==> flow/design.v <==
module SR16(
    input                   clk,
    input                   rst_n,
    input [11:0]             in_r,  
    input [11:0]             in_i,  
    output [11:0]            out_r, 
    output [11:0]            out_i  
);
                    parameter LENGTH = 16;
    integer i;
    reg [11:0] r_bus [LENGTH-1:0];
    reg [11:0] i_bus [LENGTH-1:0];
    assign out_r = r_bus[0];
    assign out_i = i_bus[0];
    always@ (posedge clk or negedge rst_n) begin
        if(!rst_n) begin
            for(i = 0; i < LENGTH; i = i+1) begin
                r_bus[i] <= 0;
                i_bus[i] <= 0;
            end
        end
        else begin
            r_bus[LENGTH-1] <= in_r;
            i_bus[LENGTH-1] <= in_i;
            for(i = 0; i < (LENGTH-1); i = i+1) begin
                r_bus[i] <= r_bus[i+1];
                i_bus[i] <= i_bus[i+1];
            end
        end
    end
endmodule
module SR8(
    input                   clk,
    input                   rst_n,
    input [14:0]            in_r,
    input [14:0]            in_i,
    output [14:0]           out_r,
    output [14:0]           out_i
);
                    parameter LENGTH = 8;
    integer i;
    reg [14:0] r_bus [LENGTH-1:0];
    reg [14:0] i_bus [LENGTH-1:0];
    assign out_r = r_bus[0];
    assign out_i = i_bus[0];
    always@ (posedge clk or negedge rst_n) begin
        if(!rst_n) begin
            for(i = 0; i < LENGTH; i = i+1) begin
                r_bus[i] <= 0;
                i_bus[i] <= 0;
            end
        end
        else begin
            r_bus[LENGTH-1] <= in_r;
            i_bus[LENGTH-1] <= in_i;
            for(i = 0; i < (LENGTH-1); i = i+1) begin
                r_bus[i] <= r_bus[i+1];
                i_bus[i] <= i_bus[i+1];
            end
        end
    end
endmodule
module SR4(
    input                   clk,
    input                   rst_n,
    input [15:0]            in_r,
    input [15:0]            in_i,
    output [15:0]           out_r,
    output [15:0]           out_i
);
                    parameter LENGTH = 4;
    integer i;
    reg [15:0] r_bus [LENGTH-1:0];
    reg [15:0] i_bus [LENGTH-1:0];
    assign out_r = r_bus[0];
    assign out_i = i_bus[0];
    always@ (posedge clk or negedge rst_n) begin
        if(!rst_n) begin
            for(i = 0; i < LENGTH; i = i+1) begin
                r_bus[i] <= 0;
                i_bus[i] <= 0;
            end
        end
        else begin
            r_bus[LENGTH-1] <= in_r;
            i_bus[LENGTH-1] <= in_i;
            for(i = 0; i < (LENGTH-1); i = i+1) begin
                r_bus[i] <= r_bus[i+1];
                i_bus[i] <= i_bus[i+1];
            end
        end
    end
endmodule
module SR2(
    input                   clk,
    input                   rst_n,
    input [16:0]            in_r,
    input [16:0]            in_i,
    output [16:0]           out_r,
    output [16:0]           out_i
);
                    parameter LENGTH = 2;
    integer i;
    reg [16:0] r_bus [LENGTH-1:0];
    reg [16:0] i_bus [LENGTH-1:0];
    assign out_r = r_bus[0];
    assign out_i = i_bus[0];
    always@ (posedge clk or negedge rst_n) begin
        if(!rst_n) begin
            for(i = 0; i < LENGTH; i = i+1) begin
                r_bus[i] <= 0;
                i_bus[i] <= 0;
            end
        end
        else begin
            r_bus[LENGTH-1] <= in_r;
            i_bus[LENGTH-1] <= in_i;
            for(i = 0; i < (LENGTH-1); i = i+1) begin
                r_bus[i] <= r_bus[i+1];
                i_bus[i] <= i_bus[i+1];
            end
        end
    end
endmodule
module SR1(
    input                   clk,
    input                   rst_n,
    input [17:0]            in_r,
    input [17:0]            in_i,
    output [17:0]           out_r,
    output [17:0]           out_i
);
                    parameter LENGTH = 1;
    integer i;
    reg [17:0] r_bus [LENGTH-1:0];
    reg [17:0] i_bus [LENGTH-1:0];
    assign out_r = r_bus[0];
    assign out_i = i_bus[0];
    always@ (posedge clk or negedge rst_n) begin
        if(!rst_n) begin
            for(i = 0; i < LENGTH; i = i+1) begin
                r_bus[i] <= 0;
                i_bus[i] <= 0;
            end
        end
        else begin
            r_bus[LENGTH-1] <= in_r;
            i_bus[LENGTH-1] <= in_i;
            for(i = 0; i < (LENGTH-1); i = i+1) begin
                r_bus[i] <= r_bus[i+1];
                i_bus[i] <= i_bus[i+1];
            end
        end
    end
endmodule
module CTRL16(
    input                       clk,
    input                       rst_n,
    input                       valid_i,
    input signed [10:0]          data_in_r,  
    input signed [10:0]          data_in_i,  
    output reg                  valid_o,         
    output reg [1:0]            state,
    output reg signed [10:0]     data_out_r,  
    output reg signed [10:0]     data_out_i,  
    output reg signed [7:0]     WN_r,
    output reg signed [7:0]     WN_i
);
    parameter IDLE      = 2'b00;
    parameter FIRST     = 2'b01;
    parameter SECOND    = 2'b10;
    parameter WAITING   = 2'b11;
    reg [8:0] count, next_count;
    reg [1:0] next_state;
    reg next_valid_o;
    always@(*) begin
        next_count = count;
        next_state = state;
        next_valid_o = valid_o;
        case(state)
            IDLE: begin
                next_count = 0;
                if(valid_i) begin
                    next_state = WAITING;
                    next_count = 1;
                end
            end
            WAITING: begin
                next_count = count + 1;
                if(count == 16) begin
                    next_state = FIRST;
                    next_valid_o = 1;
                end
            end
            FIRST: begin
                next_count = count + 1;
                if(count == 32) begin
                    next_state = SECOND;
                end
            end
            SECOND: begin
                next_count = count + 1;
                if(count == 48) begin
                    if(valid_i) begin
                        next_state = FIRST;
                        next_count = 17;
                    end
                    else begin
                        next_state = IDLE;
                        next_count = 0;
                        next_valid_o = 0;
                    end
                end
            end
        endcase
    end
    always@(*) begin
        case(count)
            33: begin
                WN_r = 8'b01000000;
                WN_i = 8'b00000000;
            end
            34: begin
                WN_r = 8'b00111110;
                WN_i = 8'b11110011;
            end
            35: begin
                WN_r = 8'b00111011;
                WN_i = 8'b11100111;
            end
            36: begin
                WN_r = 8'b00110101;
                WN_i = 8'b11011100;
            end
            37: begin
                WN_r = 8'b00101101;
                WN_i = 8'b11010010;
            end
            38: begin
                WN_r = 8'b00100011;
                WN_i = 8'b11001010;
            end
            39: begin
                WN_r = 8'b00011000;
                WN_i = 8'b11000100;
            end
            40: begin
                WN_r = 8'b00001100;
                WN_i = 8'b11000001;
            end
            41: begin
                WN_r = 8'b00000000;
                WN_i = 8'b11000000;
            end
            42: begin
                WN_r = 8'b11110011;
                WN_i = 8'b11000001;
            end
            43: begin
                WN_r = 8'b11100111;
                WN_i = 8'b11000100;
            end
            44: begin
                WN_r = 8'b11011100;
                WN_i = 8'b11001010;
            end
            45: begin
                WN_r = 8'b11010010;
                WN_i = 8'b11010010;
            end
            46: begin
                WN_r = 8'b11001010;
                WN_i = 8'b11011100;
            end
            47: begin
                WN_r = 8'b11000100;
                WN_i = 8'b11100111;
            end
            48: begin
                WN_r = 8'b11000001;
                WN_i = 8'b11110011;
            end
            default: begin
                WN_r = 8'b00000000;
                WN_i = 8'b00000000;
            end
        endcase
    end
    always@(posedge clk or negedge rst_n) begin
        if(!rst_n) begin
            state <= IDLE;
            count <= 0;
            data_out_r <= 0;
            data_out_i <= 0;
            valid_o <= 0;
        end
        else begin
            state <= next_state;
            count <= next_count;
            data_out_r <= data_in_r;
            data_out_i <= data_in_i;
            valid_o <= next_valid_o;
        end
    end
endmodule
module CTRL8(
    input                       clk,
    input                       rst_n,
    input                       valid_i,
    input signed [13:0]         data_in_r,
    input signed [13:0]         data_in_i,
    output reg                  valid_o,         
    output reg [1:0]            state,
    output reg signed [13:0]    data_out_r,
    output reg signed [13:0]    data_out_i,
    output reg signed [7:0]     WN_r,
    output reg signed [7:0]     WN_i
);
    parameter IDLE      = 2'b00;
    parameter FIRST     = 2'b01;
    parameter SECOND    = 2'b10;
    parameter WAITING   = 2'b11;
    reg [8:0] count, next_count;
    reg [1:0] next_state;
    reg next_valid_o;
    always@(*) begin
        next_count = count;
        next_state = state;
        next_valid_o = valid_o;
        case(state)
            IDLE: begin
                next_count = 0;
                if(valid_i) begin
                    next_state = WAITING;
                    next_count = 1;
                end
            end
            WAITING: begin
                next_count = count + 1;
                if(count == 8) begin
                    next_state = FIRST;
                    next_valid_o = 1;
                end
            end
            FIRST: begin
                next_count = count + 1;
                if(count == 16) begin
                    next_state = SECOND;
                end
            end
            SECOND: begin
                next_count = count + 1;
                if(count == 24) begin
                    if(valid_i) begin
                        next_state = FIRST;
                        next_count = 9;
                    end
                    else begin
                        next_state = IDLE;
                        next_count = 0;
                        next_valid_o = 0;
                    end
                end
            end
        endcase
    end
    always@(*) begin
        case(count)
            17: begin
                WN_r = 8'b01000000;
                WN_i = 8'b00000000;
            end
            18: begin
                WN_r = 8'b00111011;
                WN_i = 8'b11100111;
            end
            19: begin
                WN_r = 8'b00101101;
                WN_i = 8'b11010010;
            end
            20: begin
                WN_r = 8'b00011000;
                WN_i = 8'b11000100;
            end
            21: begin
                WN_r = 8'b00000000;
                WN_i = 8'b11000000;
            end
            22: begin
                WN_r = 8'b11100111;
                WN_i = 8'b11000100;
            end
            23: begin
                WN_r = 8'b11010010;
                WN_i = 8'b11010010;
            end
            24: begin
                WN_r = 8'b11000100;
                WN_i = 8'b11100111;
            end
            default: begin
                WN_r = 8'b00000000;
                WN_i = 8'b00000000;
            end
        endcase
    end
    always@(posedge clk or negedge rst_n) begin
        if(!rst_n) begin
            state <= IDLE;
            count <= 0;
            data_out_r <= 0;
            data_out_i <= 0;
            valid_o <= 0;
        end
        else begin
            state <= next_state;
            count <= next_count;
            data_out_r <= data_in_r;
            data_out_i <= data_in_i;
            valid_o <= next_valid_o;
        end
    end
endmodule
module CTRL4(
    input                       clk,
    input                       rst_n,
    input                       valid_i,
    input signed [14:0]         data_in_r,
    input signed [14:0]         data_in_i,
    output reg                  valid_o,         
    output reg [1:0]            state,
    output reg signed [14:0]    data_out_r,
    output reg signed [14:0]    data_out_i,
    output reg [7:0]            WN_r,
    output reg [7:0]            WN_i
);
    parameter IDLE      = 2'b00;
    parameter FIRST     = 2'b01;
    parameter SECOND    = 2'b10;
    parameter WAITING   = 2'b11;
    parameter ZERO      = 2'b00;
    parameter ONE       = 2'b01;
    parameter TWO       = 2'b10;
    parameter THREE     = 2'b11;
    reg [8:0] count, next_count;
    reg [1:0] next_state;
    reg next_valid_o;
    always@(*) begin
        next_count = count;
        next_state = state;
        next_valid_o = valid_o;
        case(state)
            IDLE: begin
                next_count = 0;
                if(valid_i) begin
                    next_state = WAITING;
                    next_count = 1;
                end
            end
            WAITING: begin
                next_count = count + 1;
                if(count == 4) begin
                    next_state = FIRST;
                    next_valid_o = 1;
                end
            end
            FIRST: begin
                next_count = count + 1;
                if(count == 8) begin
                    next_state = SECOND;
                end
            end
            SECOND: begin
                next_count = count + 1;
                if(count == 12) begin
                    if(valid_i) begin
                        next_state = FIRST;
                        next_count = 5;
                    end
                    else begin
                        next_state = IDLE;
                        next_count = 0;
                        next_valid_o = 0;
                    end
                end
            end
        endcase
    end
    always@(*) begin
        case(count)
            9: begin
                WN_r = 8'b01000000;
                WN_i = 8'b00000000;
            end
            10: begin
                WN_r = 8'b00101101;
                WN_i = 8'b11010010;
            end
            11: begin
                WN_r = 8'b00000000;
                WN_i = 8'b11000000;
            end
            12: begin
                WN_r = 8'b11010010;
                WN_i = 8'b11010010;
            end
            default: begin
                WN_r = 8'b00000000;
                WN_i = 8'b00000000;
            end
        endcase
    end
    always@(posedge clk or negedge rst_n) begin
        if(!rst_n) begin
            state <= IDLE;
            count <= 0;
            data_out_r <= 0;
            data_out_i <= 0;
            valid_o <= 0;
        end
        else begin
            state <= next_state;
            count <= next_count;
            data_out_r <= data_in_r;
            data_out_i <= data_in_i;
            valid_o <= next_valid_o;
        end
    end
endmodule
module CTRL2(
    input                       clk,
    input                       rst_n,
    input                       valid_i,
    input signed [15:0]         data_in_r,
    input signed [15:0]         data_in_i,
    output reg                  valid_o,         
    output reg [1:0]            state,
    output reg signed [15:0]    data_out_r,
    output reg signed [15:0]    data_out_i,
    output reg [1:0]            WN
);
    parameter IDLE      = 2'b00;
    parameter FIRST     = 2'b01;
    parameter SECOND    = 2'b10;
    parameter WAITING   = 2'b11;
    parameter ZERO      = 2'b00;
    parameter ONE       = 2'b01;
    parameter TWO       = 2'b10;
    parameter THREE     = 2'b11;
    reg [8:0] count, next_count;
    reg [1:0] next_state;
    reg next_valid_o;
    always@(*) begin
        next_count = count;
        next_state = state;
        next_valid_o = valid_o;
        case(state)
            IDLE: begin
                next_count = 0;
                if(valid_i) begin
                    next_state = WAITING;
                    next_count = 1;
                end
            end
            WAITING: begin
                next_count = count + 1;
                if(count == 2) begin
                    next_state = FIRST;
                    next_valid_o = 1;
                end
            end
            FIRST: begin
                next_count = count + 1;
                if(count == 4) begin
                    next_state = SECOND;
                end
            end
            SECOND: begin
                next_count = count + 1;
                if(count == 6) begin
                    if(valid_i) begin
                        next_state = FIRST;
                        next_count = 3;
                    end
                    else begin
                        next_state = IDLE;
                        next_count = 0;
                        next_valid_o = 0;
                    end
                end
            end
        endcase
    end
    always@(*) begin
        case(count)
            5:      WN = ZERO;  
            6:      WN = ONE;   
            default: WN = ZERO;
        endcase
    end
    always@(posedge clk or negedge rst_n) begin
        if(!rst_n) begin
            state <= IDLE;
            count <= 0;
            data_out_r <= 0;
            data_out_i <= 0;
            valid_o <= 0;
        end
        else begin
            state <= next_state;
            count <= next_count;
            data_out_r <= data_in_r;
            data_out_i <= data_in_i;
            valid_o <= next_valid_o;
        end
    end
endmodule
module CTRL1(
    input                       clk,
    input                       rst_n,
    input                       valid_i,
    input signed [16:0]         data_in_r,
    input signed [16:0]         data_in_i,
    output reg                  valid_o,         
    output reg [1:0]            state,
    output reg signed [16:0]    data_out_r,
    output reg signed [16:0]    data_out_i
);
    parameter IDLE      = 2'b00;
    parameter FIRST     = 2'b01;
    parameter SECOND    = 2'b10;
    parameter WAITING   = 2'b11;
    reg [8:0] count, next_count;
    reg [1:0] next_state;
    reg next_valid_o;
    always@(*) begin
        next_count = count;
        next_state = state;
        next_valid_o = valid_o;
        case(state)
            IDLE: begin
                next_count = 0;
                if(valid_i) begin
                    next_state = WAITING;
                    next_count = 1;
                end
            end
            WAITING: begin
                next_count = count + 1;
                if(count == 1) begin
                    next_state = FIRST;
                    next_valid_o = 1;
                end
            end
            FIRST: begin
                next_count = count + 1;
                if(count == 2) begin
                    next_state = SECOND;
                end
            end
            SECOND: begin
                next_count = count + 1;
                if(count == 3) begin
                    if(valid_i) begin
                        next_state = FIRST;
                        next_count = 2;
                    end
                    else begin
                        next_state = IDLE;
                        next_count = 0;
                        next_valid_o = 0;
                    end
                end
            end
        endcase
    end
    always@(posedge clk or negedge rst_n) begin
        if(!rst_n) begin
            state <= IDLE;
            count <= 0;
            data_out_r <= 0;
            data_out_i <= 0;
            valid_o <= 0;
        end
        else begin
            state <= next_state;
            count <= next_count;
            data_out_r <= data_in_r;
            data_out_i <= data_in_i;
            valid_o <= next_valid_o;
        end
    end
endmodule
module BUTTERFLY_R2_1(
    input [1:0]                 state,
    input signed [10:0]          A_r,
    input signed [10:0]          A_i,
    input signed [11:0]          B_r,
    input signed [11:0]          B_i,
    input signed [7:0]          WN_r,
    input signed [7:0]          WN_i,
    output reg signed [13:0]    out_r,
    output reg signed [13:0]    out_i,
    output reg signed [11:0]     SR_r,
    output reg signed [11:0]     SR_i
);
    parameter IDLE      = 2'b00;
    parameter FIRST     = 2'b01;
    parameter SECOND    = 2'b10;
    parameter WAITING   = 2'b11;
    wire signed [19:0] mul13, mul24, mul14, mul23;
    wire signed [20:0] tempA, tempB;
    wire signed [11:0] A_ext_r, A_ext_i;
    wire signed [12:0] ApB_r, ApB_i;
    wire signed [12:0] AmB_r, AmB_i;
    assign A_ext_r = {A_r[10], A_r};
    assign A_ext_i = {A_i[10], A_i};
    assign ApB_r = A_ext_r + B_r;
    assign ApB_i = A_ext_i + B_i;
    assign AmB_r = B_r - A_ext_r;
    assign AmB_i = B_i - A_ext_i;
    assign mul13 = B_r * WN_r;
    assign mul24 = B_i * WN_i;
    assign mul14 = B_r * WN_i;
    assign mul23 = B_i * WN_r;
    assign tempA = mul13 - mul24;
    assign tempB = mul14 + mul23;
    always@(*) begin
        case(state)          
            IDLE: begin
                out_r = 0;
                out_i = 0;
                SR_r = 0;
                SR_i = 0;
            end
            WAITING: begin
                out_r = 0;
                out_i = 0;
                SR_r = A_ext_r;
                SR_i = A_ext_i;
            end
            FIRST: begin
                out_r = {ApB_r[12:0], 1'b0};
                out_i = {ApB_i[12:0], 1'b0};
                SR_r = AmB_r[11:0];  
                SR_i = AmB_i[11:0];
            end
            SECOND: begin
                out_r = {tempA[18:5]};
                out_i = {tempB[18:5]};
                SR_r = A_ext_r;
                SR_i = A_ext_i;
            end
            default: begin
                out_r = 0;
                out_i = 0;
                SR_r = 0;
                SR_i = 0;
            end
        endcase
    end
endmodule
module BUTTERFLY_R2_2(
    input [1:0]                 state,
    input signed [13:0]         A_r,
    input signed [13:0]         A_i,
    input signed [14:0]         B_r,
    input signed [14:0]         B_i,
    input signed [7:0]          WN_r,
    input signed [7:0]          WN_i,
    output reg signed [14:0]    out_r,
    output reg signed [14:0]    out_i,
    output reg signed [14:0]    SR_r,
    output reg signed [14:0]    SR_i
);
    parameter IDLE      = 2'b00;
    parameter FIRST     = 2'b01;
    parameter SECOND    = 2'b10;
    parameter WAITING   = 2'b11;
    wire signed [22:0] mul13, mul24, mul14, mul23;
    wire signed [23:0] tempA, tempB;
    assign mul13 = B_r * WN_r;
    assign mul24 = B_i * WN_i;
    assign mul14 = B_r * WN_i;
    assign mul23 = B_i * WN_r;
    assign tempA = mul13 - mul24;
    assign tempB = mul14 + mul23;
    always@(*) begin
        case(state)          
            IDLE: begin
                out_r = 0;
                out_i = 0;
                SR_r = 0;
                SR_i = 0;
            end
            WAITING: begin
                out_r = 0;
                out_i = 0;
                SR_r = {A_r[13], A_r};
                SR_i = {A_i[13], A_i};
            end
            FIRST: begin
                out_r = $signed({A_r[13], A_r}) + B_r;
                out_i = $signed({A_i[13], A_i}) + B_i;
                SR_r = B_r - $signed({A_r[13], A_r});  
                SR_i = B_i - $signed({A_i[13], A_i});
            end
            SECOND: begin
                out_r = tempA[20:6];
                out_i = tempB[20:6];
                SR_r = {A_r[13], A_r};
                SR_i = {A_i[13], A_i};
            end
            default: begin
                out_r = 0;
                out_i = 0;
                SR_r = 0;
                SR_i = 0;
            end
        endcase
    end
endmodule
module BUTTERFLY_R2_3(
    input [1:0]                 state,
    input signed [14:0]         A_r,
    input signed [14:0]         A_i,
    input signed [15:0]         B_r,
    input signed [15:0]         B_i,
    input signed [7:0]          WN_r,
    input signed [7:0]          WN_i,
    output reg signed [15:0]    out_r,
    output reg signed [15:0]    out_i,
    output reg signed [15:0]    SR_r,
    output reg signed [15:0]    SR_i
);
    parameter IDLE      = 2'b00;
    parameter FIRST     = 2'b01;
    parameter SECOND    = 2'b10;
    parameter WAITING   = 2'b11;
    parameter ZERO      = 2'b00;
    parameter ONE       = 2'b01;
    parameter TWO       = 2'b10;
    parameter THREE     = 2'b11;
    wire signed [23:0] mul13, mul24, mul14, mul23;
    wire signed [24:0] tempA, tempB;
    assign mul13 = B_r * WN_r;
    assign mul24 = B_i * WN_i;
    assign mul14 = B_r * WN_i;
    assign mul23 = B_i * WN_r;
    assign tempA = mul13 - mul24;
    assign tempB = mul14 + mul23;
    always@(*) begin
        case(state)          
            IDLE: begin
                out_r = 0;
                out_i = 0;
                SR_r = 0;
                SR_i = 0;
            end
            WAITING: begin
                out_r = 0;
                out_i = 0;
                SR_r = {A_r[14], A_r};
                SR_i = {A_i[14], A_i};
            end
            FIRST: begin
                out_r = $signed({A_r[14], A_r}) + B_r;
                out_i = $signed({A_i[14], A_i}) + B_i;
                SR_r = B_r - $signed({A_r[14], A_r});  
                SR_i = B_i - $signed({A_i[14], A_i});
            end
            SECOND: begin
                out_r = tempA[21:6];
                out_i = tempB[21:6];
                SR_r = {A_r[14], A_r};
                SR_i = {A_i[14], A_i};
            end
            default: begin
                out_r = 0;
                out_i = 0;
                SR_r = 0;
                SR_i = 0;
            end
        endcase
    end
endmodule
module BUTTERFLY_R2_4(
    input [1:0]                 state,
    input signed [15:0]         A_r,
    input signed [15:0]         A_i,
    input signed [16:0]         B_r,
    input signed [16:0]         B_i,
    input [1:0]                 WN,
    output reg signed [16:0]    out_r,
    output reg signed [16:0]    out_i,
    output reg signed [16:0]    SR_r,
    output reg signed [16:0]    SR_i
);
    parameter IDLE      = 2'b00;
    parameter FIRST     = 2'b01;
    parameter SECOND    = 2'b10;
    parameter WAITING   = 2'b11;
    parameter ZERO      = 2'b00;
    parameter ONE       = 2'b01;
    parameter TWO       = 2'b10;
    parameter THREE     = 2'b11;
    wire [16:0] B_r_neg;
    assign B_r_neg = ~B_r + 1;
    always@(*) begin
        case(state)          
            IDLE: begin
                out_r = 0;
                out_i = 0;
                SR_r = 0;
                SR_i = 0;
            end
            WAITING: begin
                out_r = 0;
                out_i = 0;
                SR_r = {A_r[15], A_r};
                SR_i = {A_i[15], A_i};
            end
            FIRST: begin
                out_r = $signed({A_r[15], A_r}) + B_r;
                out_i = $signed({A_i[15], A_i}) + B_i;
                SR_r = B_r - $signed({A_r[15], A_r});  
                SR_i = B_i - $signed({A_i[15], A_i});
            end
            SECOND: begin
                case(WN)
                    ZERO: begin
                        out_r = B_r;
                        out_i = B_i;
                    end
                    ONE: begin
                        out_r = B_i;
                        out_i = B_r_neg;
                    end
                    default: begin
                        out_r = B_r;
                        out_i = B_i;
                    end
                endcase
                SR_r = {A_r[15], A_r};
                SR_i = {A_i[15], A_i};
            end
            default: begin
                out_r = 0;
                out_i = 0;
                SR_r = 0;
                SR_i = 0;
            end
        endcase
    end
endmodule
module BUTTERFLY_R2_5(
    input [1:0]                 state,
    input signed [16:0]         A_r,
    input signed [16:0]         A_i,
    input signed [17:0]         B_r,
    input signed [17:0]         B_i,
    output reg signed [16:0]    out_r,
    output reg signed [16:0]    out_i,
    output reg signed [17:0]    SR_r,
    output reg signed [17:0]    SR_i
);
    parameter IDLE      = 2'b00;
    parameter FIRST     = 2'b01;
    parameter SECOND    = 2'b10;
    parameter WAITING   = 2'b11;
    always@(*) begin
        case(state)          
            IDLE: begin
                out_r = 0;
                out_i = 0;
                SR_r = 0;
                SR_i = 0;
            end
            WAITING: begin
                out_r = 0;
                out_i = 0;
                SR_r = {A_r[16], A_r};
                SR_i = {A_i[16], A_i};
            end
            FIRST: begin
                out_r = $signed({A_r[16], A_r}) + B_r[17:0];
                out_i = $signed({A_i[16], A_i}) + B_i[17:0];
                SR_r = B_r - $signed({A_r[16], A_r});  
                SR_i = B_i - $signed({A_i[16], A_i});
            end
            SECOND: begin
                out_r = B_r[16:0];
                out_i = B_i[16:0];
                SR_r = {A_r[16], A_r};
                SR_i = {A_i[16], A_i};
            end
            default: begin
                out_r = 0;
                out_i = 0;
                SR_r = 0;
                SR_i = 0;
            end
        endcase
    end
endmodule
module STAGE1(
    input                   clk,
    input                   rst_n,
    input                   valid_i,
    input signed [10:0]      data_in_r,
    input signed [10:0]      data_in_i,
    output                  valid_o,
    output signed [13:0]    data_out_r,
    output signed [13:0]    data_out_i
);
    reg  [10:0] data_in_r_r, data_in_i_r;
    reg  valid_i_r;
    wire [1:0] state_bus;
    wire [7:0] WN_r_bus, WN_i_bus;
    wire [11:0] SR_r_bus, SR_i_bus;
    wire [11:0] FB_r_bus, FB_i_bus;
    wire [10:0] data_r_bus, data_i_bus;
    CTRL16 Control_unit(
        .clk(clk),
        .rst_n(rst_n),
        .valid_i(valid_i_r),
        .data_in_r(data_in_r_r),
        .data_in_i(data_in_i_r),
        .valid_o(valid_o),
        .state(state_bus),
        .data_out_r(data_r_bus),
        .data_out_i(data_i_bus),
        .WN_r(WN_r_bus),
        .WN_i(WN_i_bus)
    );
    SR16 shiftregister(
        .clk(clk),
        .rst_n(rst_n),
        .in_r(SR_r_bus),
        .in_i(SR_i_bus),
        .out_r(FB_r_bus),
        .out_i(FB_i_bus)
    );
    BUTTERFLY_R2_1 butterfly(
        .state(state_bus),
        .A_r(data_r_bus),
        .A_i(data_i_bus),
        .B_r(FB_r_bus),
        .B_i(FB_i_bus),
        .WN_r(WN_r_bus),
        .WN_i(WN_i_bus),
        .out_r(data_out_r),
        .out_i(data_out_i),
        .SR_r(SR_r_bus),
        .SR_i(SR_i_bus)
    );
    always@(posedge clk or negedge rst_n) begin
        if(!rst_n) begin
            data_in_r_r <= 0;
            data_in_i_r <= 0;
            valid_i_r <= 0;
        end
        else begin
            data_in_r_r <= data_in_r;
            data_in_i_r <= data_in_i;
            valid_i_r <= valid_i;
        end
    end
endmodule
module STAGE2(
    input                   clk,
    input                   rst_n,
    input                   valid_i,
    input signed [13:0]     data_in_r,
    input signed [13:0]     data_in_i,
    output                  valid_o,
    output signed [14:0]    data_out_r,
    output signed [14:0]    data_out_i
);
    reg  [13:0] data_in_r_r, data_in_i_r;
    reg  valid_i_r;
    wire [1:0] state_bus;
    wire [7:0] WN_r_bus, WN_i_bus;
    wire [14:0] SR_r_bus, SR_i_bus;
    wire [14:0] FB_r_bus, FB_i_bus;
    wire [13:0] data_r_bus, data_i_bus;
    CTRL8 Control_unit(
        .clk(clk),
        .rst_n(rst_n),
        .valid_i(valid_i_r),
        .data_in_r(data_in_r_r),
        .data_in_i(data_in_i_r),
        .valid_o(valid_o),
        .state(state_bus),
        .data_out_r(data_r_bus),
        .data_out_i(data_i_bus),
        .WN_r(WN_r_bus),
        .WN_i(WN_i_bus)
    );
    SR8 shiftregister(
        .clk(clk),
        .rst_n(rst_n),
        .in_r(SR_r_bus),
        .in_i(SR_i_bus),
        .out_r(FB_r_bus),
        .out_i(FB_i_bus)
    );
    BUTTERFLY_R2_2 butterfly(
        .state(state_bus),
        .A_r(data_r_bus),
        .A_i(data_i_bus),
        .B_r(FB_r_bus),
        .B_i(FB_i_bus),
        .WN_r(WN_r_bus),
        .WN_i(WN_i_bus),
        .out_r(data_out_r),
        .out_i(data_out_i),
        .SR_r(SR_r_bus),
        .SR_i(SR_i_bus)
    );
    always@(posedge clk or negedge rst_n) begin
        if(!rst_n) begin
            data_in_r_r <= 0;
            data_in_i_r <= 0;
            valid_i_r <= 0;
        end
        else begin
            data_in_r_r <= data_in_r;
            data_in_i_r <= data_in_i;
            valid_i_r <= valid_i;
        end
    end
endmodule
module STAGE3(
    input                   clk,
    input                   rst_n,
    input                   valid_i,
    input signed [14:0]     data_in_r,
    input signed [14:0]     data_in_i,
    output                  valid_o,
    output signed [15:0]    data_out_r,
    output signed [15:0]    data_out_i
);
    reg  [14:0] data_in_r_r, data_in_i_r;
    reg  valid_i_r;
    wire [1:0] state_bus;
    wire [7:0] WN_r_bus, WN_i_bus;
    wire [15:0] SR_r_bus, SR_i_bus;
    wire [15:0] FB_r_bus, FB_i_bus;
    wire [14:0] data_r_bus, data_i_bus;
    CTRL4 Control_unit(
        .clk(clk),
        .rst_n(rst_n),
        .valid_i(valid_i_r),
        .data_in_r(data_in_r_r),
        .data_in_i(data_in_i_r),
        .valid_o(valid_o),
        .state(state_bus),
        .data_out_r(data_r_bus),
        .data_out_i(data_i_bus),
        .WN_r(WN_r_bus),
        .WN_i(WN_i_bus)
    );
    SR4 shiftregister(
        .clk(clk),
        .rst_n(rst_n),
        .in_r(SR_r_bus),
        .in_i(SR_i_bus),
        .out_r(FB_r_bus),
        .out_i(FB_i_bus)
    );
    BUTTERFLY_R2_3 butterfly(
        .state(state_bus),
        .A_r(data_r_bus),
        .A_i(data_i_bus),
        .B_r(FB_r_bus),
        .B_i(FB_i_bus),
        .WN_r(WN_r_bus),
        .WN_i(WN_i_bus),
        .out_r(data_out_r),
        .out_i(data_out_i),
        .SR_r(SR_r_bus),
        .SR_i(SR_i_bus)
    );
    always@(posedge clk or negedge rst_n) begin
        if(!rst_n) begin
            data_in_r_r <= 0;
            data_in_i_r <= 0;
            valid_i_r <= 0;
        end
        else begin
            data_in_r_r <= data_in_r;
            data_in_i_r <= data_in_i;
            valid_i_r <= valid_i;
        end
    end
endmodule
module STAGE4(
    input                   clk,
    input                   rst_n,
    input                   valid_i,
    input signed [15:0]     data_in_r,
    input signed [15:0]     data_in_i,
    output                  valid_o,
    output signed [16:0]    data_out_r,
    output signed [16:0]    data_out_i
);
    reg  [15:0] data_in_r_r, data_in_i_r;
    reg  valid_i_r;
    wire [1:0] state_bus;
    wire [1:0] WN;
    wire [16:0] SR_r_bus, SR_i_bus;
    wire [16:0] FB_r_bus, FB_i_bus;
    wire [15:0] data_r_bus, data_i_bus;
    CTRL2 Control_unit(
        .clk(clk),
        .rst_n(rst_n),
        .valid_i(valid_i_r),
        .data_in_r(data_in_r_r),
        .data_in_i(data_in_i_r),
        .valid_o(valid_o),
        .state(state_bus),
        .data_out_r(data_r_bus),
        .data_out_i(data_i_bus),
        .WN(WN)
    );
    SR2 shiftregister(
        .clk(clk),
        .rst_n(rst_n),
        .in_r(SR_r_bus),
        .in_i(SR_i_bus),
        .out_r(FB_r_bus),
        .out_i(FB_i_bus)
    );
    BUTTERFLY_R2_4 butterfly(
        .state(state_bus),
        .A_r(data_r_bus),
        .A_i(data_i_bus),
        .B_r(FB_r_bus),
        .B_i(FB_i_bus),
        .WN(WN),
        .out_r(data_out_r),
        .out_i(data_out_i),
        .SR_r(SR_r_bus),
        .SR_i(SR_i_bus)
    );
    always@(posedge clk or negedge rst_n) begin
        if(!rst_n) begin
            data_in_r_r <= 0;
            data_in_i_r <= 0;
            valid_i_r <= 0;
        end
        else begin
            data_in_r_r <= data_in_r;
            data_in_i_r <= data_in_i;
            valid_i_r <= valid_i;
        end
    end
endmodule
module STAGE5(
    input                   clk,
    input                   rst_n,
    input                   valid_i,
    input signed [16:0]     data_in_r,
    input signed [16:0]     data_in_i,
    output                  valid_o,
    output signed [16:0]    data_out_r,
    output signed [16:0]    data_out_i
);
    reg  [16:0] data_in_r_r, data_in_i_r;
    reg  valid_i_r;
    wire [1:0] state_bus;
    wire [17:0] SR_r_bus, SR_i_bus;
    wire [17:0] FB_r_bus, FB_i_bus;
    wire [16:0] data_r_bus, data_i_bus;
    CTRL1 Control_unit(
        .clk(clk),
        .rst_n(rst_n),
        .valid_i(valid_i_r),
        .data_in_r(data_in_r_r),
        .data_in_i(data_in_i_r),
        .valid_o(valid_o),
        .state(state_bus),
        .data_out_r(data_r_bus),
        .data_out_i(data_i_bus)
    );
    SR1 shiftregister(
        .clk(clk),
        .rst_n(rst_n),
        .in_r(SR_r_bus),
        .in_i(SR_i_bus),
        .out_r(FB_r_bus),
        .out_i(FB_i_bus)
    );
    BUTTERFLY_R2_5 butterfly(
        .state(state_bus),
        .A_r(data_r_bus),
        .A_i(data_i_bus),
        .B_r(FB_r_bus),
        .B_i(FB_i_bus),
        .out_r(data_out_r),
        .out_i(data_out_i),
        .SR_r(SR_r_bus),
        .SR_i(SR_i_bus)
    );
    always@(posedge clk or negedge rst_n) begin
        if(!rst_n) begin
            data_in_r_r <= 0;
            data_in_i_r <= 0;
            valid_i_r <= 0;
        end
        else begin
            data_in_r_r <= data_in_r;
            data_in_i_r <= data_in_i;
            valid_i_r <= valid_i;
        end
    end
endmodule
module SORTING(
    clk,
    rst_n,
    start_sorting,
    out_r,
    out_i,
    answer,
    seq
);
input                 clk, rst_n, start_sorting;
input  [16:0]         out_r;
input  [16:0]         out_i;
output [16:0]         answer;
output reg            seq;
integer i, j;
reg [8:0] count, next_count;
reg next_finish;
reg [16:0] answer_moved;
reg start, next_start;
reg [16:0] result[0:63];
reg [16:0] next_result_r[0:31];
reg [16:0] next_result_i[0:31];
assign answer = answer_moved;
always@(*) begin
    next_count = count;
    next_finish = seq;
    next_start = start;
    if(start_sorting || start) begin
        next_count = count + 1; 
        next_start = 1;
    end
    case(count)
        32: answer_moved = result[0];
        33: answer_moved = result[1];
        34: answer_moved = result[2];
        35: answer_moved = result[3];
        36: answer_moved = result[4];
        37: answer_moved = result[5];
        38: answer_moved = result[6];
        39: answer_moved = result[7];
        40: answer_moved = result[8];
        41: answer_moved = result[9];
        42: answer_moved = result[10];
        43: answer_moved = result[11];
        44: answer_moved = result[12];
        45: answer_moved = result[13];
        46: answer_moved = result[14];
        47: answer_moved = result[15];
        48: answer_moved = result[16];
        49: answer_moved = result[17];
        50: answer_moved = result[18];
        51: answer_moved = result[19];
        52: answer_moved = result[20];
        53: answer_moved = result[21];
        54: answer_moved = result[22];
        55: answer_moved = result[23];
        56: answer_moved = result[24];
        57: answer_moved = result[25];
        58: answer_moved = result[26];
        59: answer_moved = result[27];
        60: answer_moved = result[28];
        61: answer_moved = result[29];
        62: answer_moved = result[30];
        63: answer_moved = result[31];
        64: answer_moved = result[32];
        65: answer_moved = result[33];
        66: answer_moved = result[34];
        67: answer_moved = result[35];
        68: answer_moved = result[36];
        69: answer_moved = result[37];
        70: answer_moved = result[38];
        71: answer_moved = result[39];
        72: answer_moved = result[40];
        73: answer_moved = result[41];
        74: answer_moved = result[42];
        75: answer_moved = result[43];
        76: answer_moved = result[44];
        77: answer_moved = result[45];
        78: answer_moved = result[46];
        79: answer_moved = result[47];
        80: answer_moved = result[48];
        81: answer_moved = result[49];
        82: answer_moved = result[50];
        83: answer_moved = result[51];
        84: answer_moved = result[52];
        85: answer_moved = result[53];
        86: answer_moved = result[54];
        87: answer_moved = result[55];
        88: answer_moved = result[56];
        89: answer_moved = result[57];
        90: answer_moved = result[58];
        91: answer_moved = result[59];
        92: answer_moved = result[60];
        93: answer_moved = result[61];
        94: answer_moved = result[62];
        95: answer_moved = result[63];
        default: begin
            answer_moved = 0;
        end    
    endcase
    if(count == 31) next_finish = 1;
    if(count == 95) begin
        next_finish = 0;
        next_start = 0;
        next_count = 0;
    end
end
always@(*) begin
    for (i = 0; i < 32; i = i+1) begin
        next_result_r[i] = result[i];
        next_result_i[i] = result[i+32];
    end
    case(count)
        0 : begin
            if(start_sorting) begin
                next_result_r[0] = out_r;
                next_result_i[0] = out_i;
            end
        end
        1 : begin
            next_result_r[16] = out_r;
            next_result_i[16] = out_i;
        end
        2 : begin
            next_result_r[8] = out_r;
            next_result_i[8] = out_i;
        end
        3 : begin
            next_result_r[24] = out_r;
            next_result_i[24] = out_i;
        end
        4 : begin
            next_result_r[4] = out_r;
            next_result_i[4] = out_i;
        end
        5 : begin
            next_result_r[20] = out_r;
            next_result_i[20] = out_i;
        end
        6 : begin
            next_result_r[12] = out_r;
            next_result_i[12] = out_i;
        end
        7 : begin
            next_result_r[28] = out_r;
            next_result_i[28] = out_i;
        end
        8 : begin
            next_result_r[2] = out_r;
            next_result_i[2] = out_i;
        end
        9 : begin
            next_result_r[18] = out_r;
            next_result_i[18] = out_i;
        end
        10 : begin
            next_result_r[10] = out_r;
            next_result_i[10] = out_i;
        end
        11 : begin
            next_result_r[26] = out_r;
            next_result_i[26] = out_i;
        end
        12 : begin
            next_result_r[6] = out_r;
            next_result_i[6] = out_i;
        end
        13 : begin
            next_result_r[22] = out_r;
            next_result_i[22] = out_i;
        end
        14 : begin
            next_result_r[14] = out_r;
            next_result_i[14] = out_i;
        end
        15 : begin
            next_result_r[30] = out_r;
            next_result_i[30] = out_i;
        end
        16 : begin
            next_result_r[1] = out_r;
            next_result_i[1] = out_i;
        end
        17 : begin
            next_result_r[17] = out_r;
            next_result_i[17] = out_i;
        end
        18 : begin
            next_result_r[9] = out_r;
            next_result_i[9] = out_i;
        end
        19 : begin
            next_result_r[25] = out_r;
            next_result_i[25] = out_i;
        end
        20 : begin
            next_result_r[5] = out_r;
            next_result_i[5] = out_i;
        end
        21 : begin
            next_result_r[21] = out_r;
            next_result_i[21] = out_i;
        end
        22 : begin
            next_result_r[13] = out_r;
            next_result_i[13] = out_i;
        end
        23 : begin
            next_result_r[29] = out_r;
            next_result_i[29] = out_i;
        end
        24 : begin
            next_result_r[3] = out_r;
            next_result_i[3] = out_i;
        end
        25 : begin
            next_result_r[19] = out_r;
            next_result_i[19] = out_i;
        end
        26 : begin
            next_result_r[11] = out_r;
            next_result_i[11] = out_i;
        end
        27 : begin
            next_result_r[27] = out_r;
            next_result_i[27] = out_i;
        end
        28 : begin
            next_result_r[7] = out_r;
            next_result_i[7] = out_i;
        end
        29 : begin
            next_result_r[23] = out_r;
            next_result_i[23] = out_i;
        end
        30 : begin
            next_result_r[15] = out_r;
            next_result_i[15] = out_i;
        end
        31 : begin
            next_result_r[31] = out_r;
            next_result_i[31] = out_i;
        end
        default: begin
            for (i = 0; i < 32; i = i+1) begin
                next_result_r[i] = result[i];
                next_result_i[i] = result[i+32];
            end
        end
    endcase
end
always@(posedge clk or negedge rst_n) begin
    if(!rst_n)begin
        count <= 0;
        seq <= 0;
        start <= 0;
        for (i = 0; i < 32; i = i+1) begin
            result[i] <= 0;
            result[i+32] <= 0;
        end
    end
    else begin
        count <= next_count;
        seq <= next_finish;
        start <= next_start;
        for (i = 0; i < 32; i = i+1) begin
            result[i] <= next_result_r[i];
            result[i+32] <= next_result_i[i];
        end
    end
end
endmodule
module FFT(
    input                   clk,
    input                   rst_n,
    input                   valid_i,
    input signed [10:0]      x_r,
    output                  finish,
    output signed [16:0]    answer
);
    wire [0:3] valid_o_bus;
    wire [13:0] data_r_bus_1, data_i_bus_1;
    wire [14:0] data_r_bus_2, data_i_bus_2;
    wire [15:0] data_r_bus_3, data_i_bus_3;
    wire [16:0] data_r_bus_4, data_i_bus_4;
    wire [16:0] X_r, X_i;
    wire         done;
    STAGE1 stg1(
        .clk(clk),
        .rst_n(rst_n),
        .valid_i(valid_i),
        .data_in_r(x_r),
        .data_in_i(11'd0),
        .valid_o(valid_o_bus[0]),
        .data_out_r(data_r_bus_1),
        .data_out_i(data_i_bus_1)
    );
    STAGE2 stg2(
        .clk(clk),
        .rst_n(rst_n),
        .valid_i(valid_o_bus[0]),
        .data_in_r(data_r_bus_1),
        .data_in_i(data_i_bus_1),
        .valid_o(valid_o_bus[1]),
        .data_out_r(data_r_bus_2),
        .data_out_i(data_i_bus_2)
    );
    STAGE3 stg3(
        .clk(clk),
        .rst_n(rst_n),
        .valid_i(valid_o_bus[1]),
        .data_in_r(data_r_bus_2),
        .data_in_i(data_i_bus_2),
        .valid_o(valid_o_bus[2]),
        .data_out_r(data_r_bus_3),
        .data_out_i(data_i_bus_3)
    );
    STAGE4 stg4(
        .clk(clk),
        .rst_n(rst_n),
        .valid_i(valid_o_bus[2]),
        .data_in_r(data_r_bus_3),
        .data_in_i(data_i_bus_3),
        .valid_o(valid_o_bus[3]),
        .data_out_r(data_r_bus_4),
        .data_out_i(data_i_bus_4)
    );
    STAGE5 stg5(
        .clk(clk),
        .rst_n(rst_n),
        .valid_i(valid_o_bus[3]),
        .data_in_r(data_r_bus_4),
        .data_in_i(data_i_bus_4),
        .valid_o(done),
        .data_out_r(X_r),
        .data_out_i(X_i)
    );
    SORTING sort(
        .clk(clk),
        .rst_n(rst_n),
        .start_sorting(done),
        .out_r(X_r),
        .out_i(X_i),
        .answer(answer),
        .seq(finish)
);
endmodule
## Step by step through the tools: FFT

Tool output for the design above, in the order of the flow.
Lines are those of the file above, counted from 1.
Operators carry their Yosys type and port widths (W data, S select, Z words).
Library cell names are shortened.
The mark n/a stands for no value.

| design | value |
|---|---|
| top module | FFT |
| clock port | clk |
| library | sky130hd |
| library corner | tt_025C_1v80 |

## Elaborated design

Counts by Yosys on the flattened word-level netlist (proc, flatten, opt, wreduce). Print and check cells are left out.
Yosys's memory passes give these memory sizes; they may raise the number of words (mostly to a power of two), join words into wider ones and drop unused or constant bits.

| storage and ports | value |
|---|---|
| register bits | 2290 |
| input port bits | 14 |
| memory bits (read-only) | 1504 |
| word-level cells | 520 |
| memories | 2 |

| cells by class | value |
|---|---|
| reductions and logical operators | 44 |
| eq/ne operators | 154 |
| add/sub/neg operators | 31 |
| bitwise logic cells | 6 |
| multiplexer cells | 104 |
| multipliers | 12 |

Memory list:

| name | words | width | rd ports | wr ports | line | text |
|---|---|---|---|---|---|---|
| (no name shown) | 64 | 16 | 1 | 0 | 218 | `case(count)` |
| (no name shown) | 32 | 15 | 1 | 0 | 368 | `case(count)` |

Operators by type and width:

| kind | count |
|---|---|
| $pmux W17 S64 | 1 |
| $mul A16 B8 Y22 | 4 |
| $mul A15 B8 Y21 | 4 |
| $mul A12 B8 Y19 | 4 |
| $eq A9 B6 Y1 const B | 34 |
| $pmux W17 S3 | 6 |
| $eq A9 B7 Y1 const B | 32 |
| $pmux W16 S3 | 4 |
| $pmux W15 S3 | 4 |
| $eq A9 B5 Y1 const B | 19 |
| $pmux W9 S3 | 5 |
| $eq A9 B4 Y1 const B | 14 |
| $pmux W18 S3 | 2 |
| $pmux W14 S3 | 2 |
| $eq A9 B3 Y1 const B | 7 |
| $mux W9 | 7 |
| $add A9 B1 Y9 const B | 6 |
| $eq A9 B2 Y1 const B | 5 |
| $mux W2 | 22 |
| $reduce_or A2 Y1 | 21 |
| $ne A2 B2 Y1 const B | 20 |
| $reduce_and A4 Y1 | 10 |
| $pmux W2 S4 | 5 |
| $sub A18 B17 Y18 | 2 |
| $pmux W12 S3 | 1 |
| $add A16 B17 Y17 | 2 |
| $sub A17 B16 Y17 | 2 |
| $add A17 B17 Y17 | 2 |

Not listed: further kinds 37, cells in them 104.

## Longest topological paths

Depth = most cells in a row (Yosys ltp): at word level without a register or memory, in the mapped netlist without a sequential cell, where the memories' decode and read muxes count.

| depth | value |
|---|---|
| depth after elaboration | 6 |
| ABC_AREA | 1 |
| depth in mapped cells | 35 |

## Mapped cells and area

Source: synth_stat.txt of the flow (Yosys; design flattened, memories mapped). It holds for the ABC_AREA given above (unset counts as 0); a run with the other value may have another netlist.

Cells by type:

| type | count | total area (um^2) |
|---|---|---|
| dfrtp_1 | 2293 | 5.74E+04 |
| fa_1 | 1065 | 2.13E+04 |
| nand2_1 | 3320 | 1.25E+04 |
| inv_1 | 2550 | 9571.68 |
| ha_1 | 723 | 9.05E+03 |
| o21ai_0 | 1291 | 6.46E+03 |
| nor2_1 | 1261 | 4733.29 |
| a21oi_1 | 480 | 2.4E+03 |
| nand3_1 | 335 | 1.68E+03 |
| clkbuf_1 | 426 | 1.6E+03 |
| o22ai_1 | 166 | 1.04E+03 |
| nand4_1 | 146 | 913.376 |
| a22o_1 | 100 | 875.84 |
| nor3_1 | 153 | 765.734 |
| xor2_1 | 78 | 683.155 |
| a31oi_1 | 107 | 669.392 |
| a221oi_1 | 72 | 630.605 |
| buf_2 | 100 | 500.48 |

Not listed: further types 59, cells in them 675.

| mapped netlist | value |
|---|---|
| mapped flip-flops | 2298 |
| cells in the netlist | 15341 |
| chip area (Yosys) | 0.1377509 mm^2 |
| area of sequential cells | 0.0575114 mm^2 |

## Worst setup path after synthesis

OpenSTA on the mapped netlist: ideal clock, no wires. The path of least setup slack (recovery checks aside). Input and output delay are each 20% of the period. Register names are those of the netlist, which keeps one name where synthesis merged equal registers.

| timing after synthesis | value |
|---|---|
| path type | reg-to-reg |
| start | register stg1.Control_unit.count[1] |
| end | register stg2.data_in_r_r[9] |
| setup time | 135 ps |
| period | 10000 ps |
| path slack | 3620 ps |
| buffers on the path | 1 |
| stages on the path | 31 |
| arrival time | 6245 ps |
| delay of the path | 6380 ps |
| period reached after synthesis | 6380 ps |

"delay of the path" is the arrival time less input delay plus setup time.
"stages on the path" counts driving pins, that of a launching flip-flop among them; a cell with two outputs on the path counts twice.
"period reached after synthesis" is the clock period less the worst setup slack; recovery checks do not enter. This is arithmetic on one report: input and output delays are still those of the set period (20% each).
Between the ends stands the longest chain of elaborated cells between them, by number of cells; it is not shown to be the way that was timed. Of several equally long chains one is given.
Each line given opens the expression or statement behind the cell; cells for indexed reads and writes are added by Yosys, which also makes memories of some case tables.
The chain passes a memory read, where the word-level depth is cut; so it can be longer than that depth.

| between the ends, after synthesis | value |
|---|---|
| path through | dfrtp_1 -> inv_1 -> ha_1 -> nand2_1 -> inv_1 -> o21ai_0 -> nand3_1 -> inv_1 -> clkbuf_1 -> nand2_1 -> fa_1 -> inv_1 -> fa_1 -> inv_1 -> fa_1 -> inv_1 -> fa_1 -> fa_1 -> inv_1 -> fa_1 -> inv_1 -> ha_1 -> a21oi_1 -> o21ai_0 -> a21oi_1 -> nand2_1 -> nand2_1 -> nand2_1 -> or2_2 -> nand3_1 -> o21ai_0 |
| length of the longest elaborated chain | 5 |

RTL lines, path after synthesis:

| element | line | text |
|---|---|---|
| from (decl) | 173 | `reg [8:0] count, next_count;` |
| from (assign) | 292 | `count <= 0;` |
| from (assign) | 299 | `count <= next_count;` |
| $mem_v2 Z64 W16 | 218 | `case(count)` |
| $mux W16 | 218 |  |
| $mul A12 B8 Y19 | 722 | `assign mul13 = B_r * WN_r;` |
| $sub A19 B19 Y19 | 726 | `assign tempA = mul13 - mul24;` |
| $pmux W14 S3 | 729 | `case(state)` |
| to (assign) | 1123 | `data_in_r_r <= 0;` |
| to (assign) | 1128 | `data_in_r_r <= data_in_r;` |
| to (decl) | 1080 | `reg  [13:0] data_in_r_r, data_in_i_r;` |

## Worst path after layout

From the final timing report of job 2: the path of least setup slack in the routed layout; clock arrival at registers is part of the times.
The path's times are printed in steps of 10 ps; the period is the one set.

| timing post-layout | value |
|---|---|
| path type | reg-to-reg |
| start | register stg1.Control_unit.count[1] |
| end | register stg2.data_in_i_r[8] |
| stages on the path | 31 |
| setup time | 110 ps |
| buffers on the path | 0 |
| path slack | 810 ps |
| period | 8330 ps |
| arrival time | 8270 ps |

Between the ends stands the longest chain of elaborated cells between them, by number of cells; it is not shown to be the way that was timed. Of several equally long chains one is given.
The chain passes a memory read, where the word-level depth is cut; so it can be longer than that depth.

| between the ends, post-layout | value |
|---|---|
| path through | dfrtp_1 -> inv_1 -> ha_1 -> nand2_1 -> nor2_1 -> nor2_1 -> nand3_1 -> nand2_1 -> clkinv_1 -> nand2_1 -> fa_1 -> fa_1 -> fa_1 -> inv_1 -> fa_1 -> fa_1 -> inv_1 -> fa_1 -> inv_1 -> ha_1 -> nand2_1 -> o21ai_0 -> inv_1 -> nand2_1 -> nand2_1 -> nand2_1 -> nand2_1 -> nand2_1 -> nand2_1 -> nand3_1 -> nand2_1 |
| length of the longest elaborated chain | 5 |

RTL lines, path post-layout:

| element | line | text |
|---|---|---|
| from (decl) | 173 | `reg [8:0] count, next_count;` |
| from (assign) | 292 | `count <= 0;` |
| from (assign) | 299 | `count <= next_count;` |
| $mem_v2 Z64 W16 | 218 | `case(count)` |
| $mux W16 | 218 |  |
| $mul A12 B8 Y19 | 724 | `assign mul14 = B_r * WN_i;` |
| $add A19 B19 Y19 | 727 | `assign tempB = mul14 + mul23;` |
| $pmux W14 S3 | 729 | `case(state)` |
| to (assign) | 1124 | `data_in_i_r <= 0;` |
| to (assign) | 1129 | `data_in_i_r <= data_in_i;` |
| to (decl) | 1080 | `reg  [13:0] data_in_r_r, data_in_i_r;` |

FLOW RESULTS
============

3 stored runs of FFT in the flow (synthesis by Yosys, layout by OpenROAD, sky130hd cells), in arbitrary order. Constraints: input delay and output delay 20% of the set period each, output load 0.01 pF.
"power consumption" rests on the timing tool's default activity at the inputs, not on a simulated workload.

#### Job 1

| setting | value |
|---|---|
| ABC_AREA | `0` |
| CAP_MARGIN | `0` |
| CELL_PAD_IN_SITES_DETAIL_PLACEMENT | `2` |
| CORE_ASPECT_RATIO | `0.58` |
| CORE_MARGIN | `5` |
| CORE_UTILIZATION | `41` |
| GPL_ROUTABILITY_DRIVEN | `1` |
| GPL_TIMING_DRIVEN | `1` |
| MIN_ROUTING_LAYER | `met2` |
| PLACE_DENSITY | `0.87` |
| period_ns | `8.77` |
| SLEW_MARGIN | `20` |

Incomplete, routing halted on GRT-0116.

#### Job 2

| setting | value |
|---|---|
| ABC_AREA | `1` |
| CAP_MARGIN | `30` |
| CELL_PAD_IN_SITES_DETAIL_PLACEMENT | `0` |
| CELL_PAD_IN_SITES_GLOBAL_PLACEMENT | `2` |
| CORE_MARGIN | `3` |
| CORE_UTILIZATION | `42` |
| CTS_CLUSTER_DIAMETER | `110` |
| CTS_CLUSTER_SIZE | `65` |
| GPL_ROUTABILITY_DRIVEN | `0` |
| GPL_TIMING_DRIVEN | `1` |
| MIN_ROUTING_LAYER | `met1` |
| PLACE_DENSITY_LB_ADDON | `0.03` |
| SETUP_SLACK_MARGIN | `0.11` |
| SLEW_MARGIN | `40` |
| TNS_END_PERCENT | `85` |
| period_ns | `8.33` |

| result | value |
|---|---|
| cell area after synthesis | 0.1377509 mm^2 |
| die size | 0.334888 mm^2 |
| final design utilization | 45.9% |
| setup slack of the worst path | 808 ps |
| post-route setup TNS | 0 ps |
| worst hold slack after layout | 260 ps |
| power consumption | 18876 uW |

#### Job 3

| setting | value |
|---|---|
| CTS_CLUSTER_DIAMETER | `97` |
| MAX_ROUTING_LAYER | `met4` |
| SLEW_MARGIN | `5` |
| period_ns | `10.0` |
| CAP_MARGIN | `20` |
| CORE_MARGIN | `2` |
| CORE_UTILIZATION | `40` |

| result | value |
|---|---|
| cell area after synthesis | 0.1332766 mm^2 |
| die size | 0.337823 mm^2 |
| final design utilization | 44.7% |
| setup slack of the worst path | 1343 ps |
| post-route setup TNS | 0 ps |
| worst hold slack after layout | 288 ps |
| power consumption | 19419 uW |
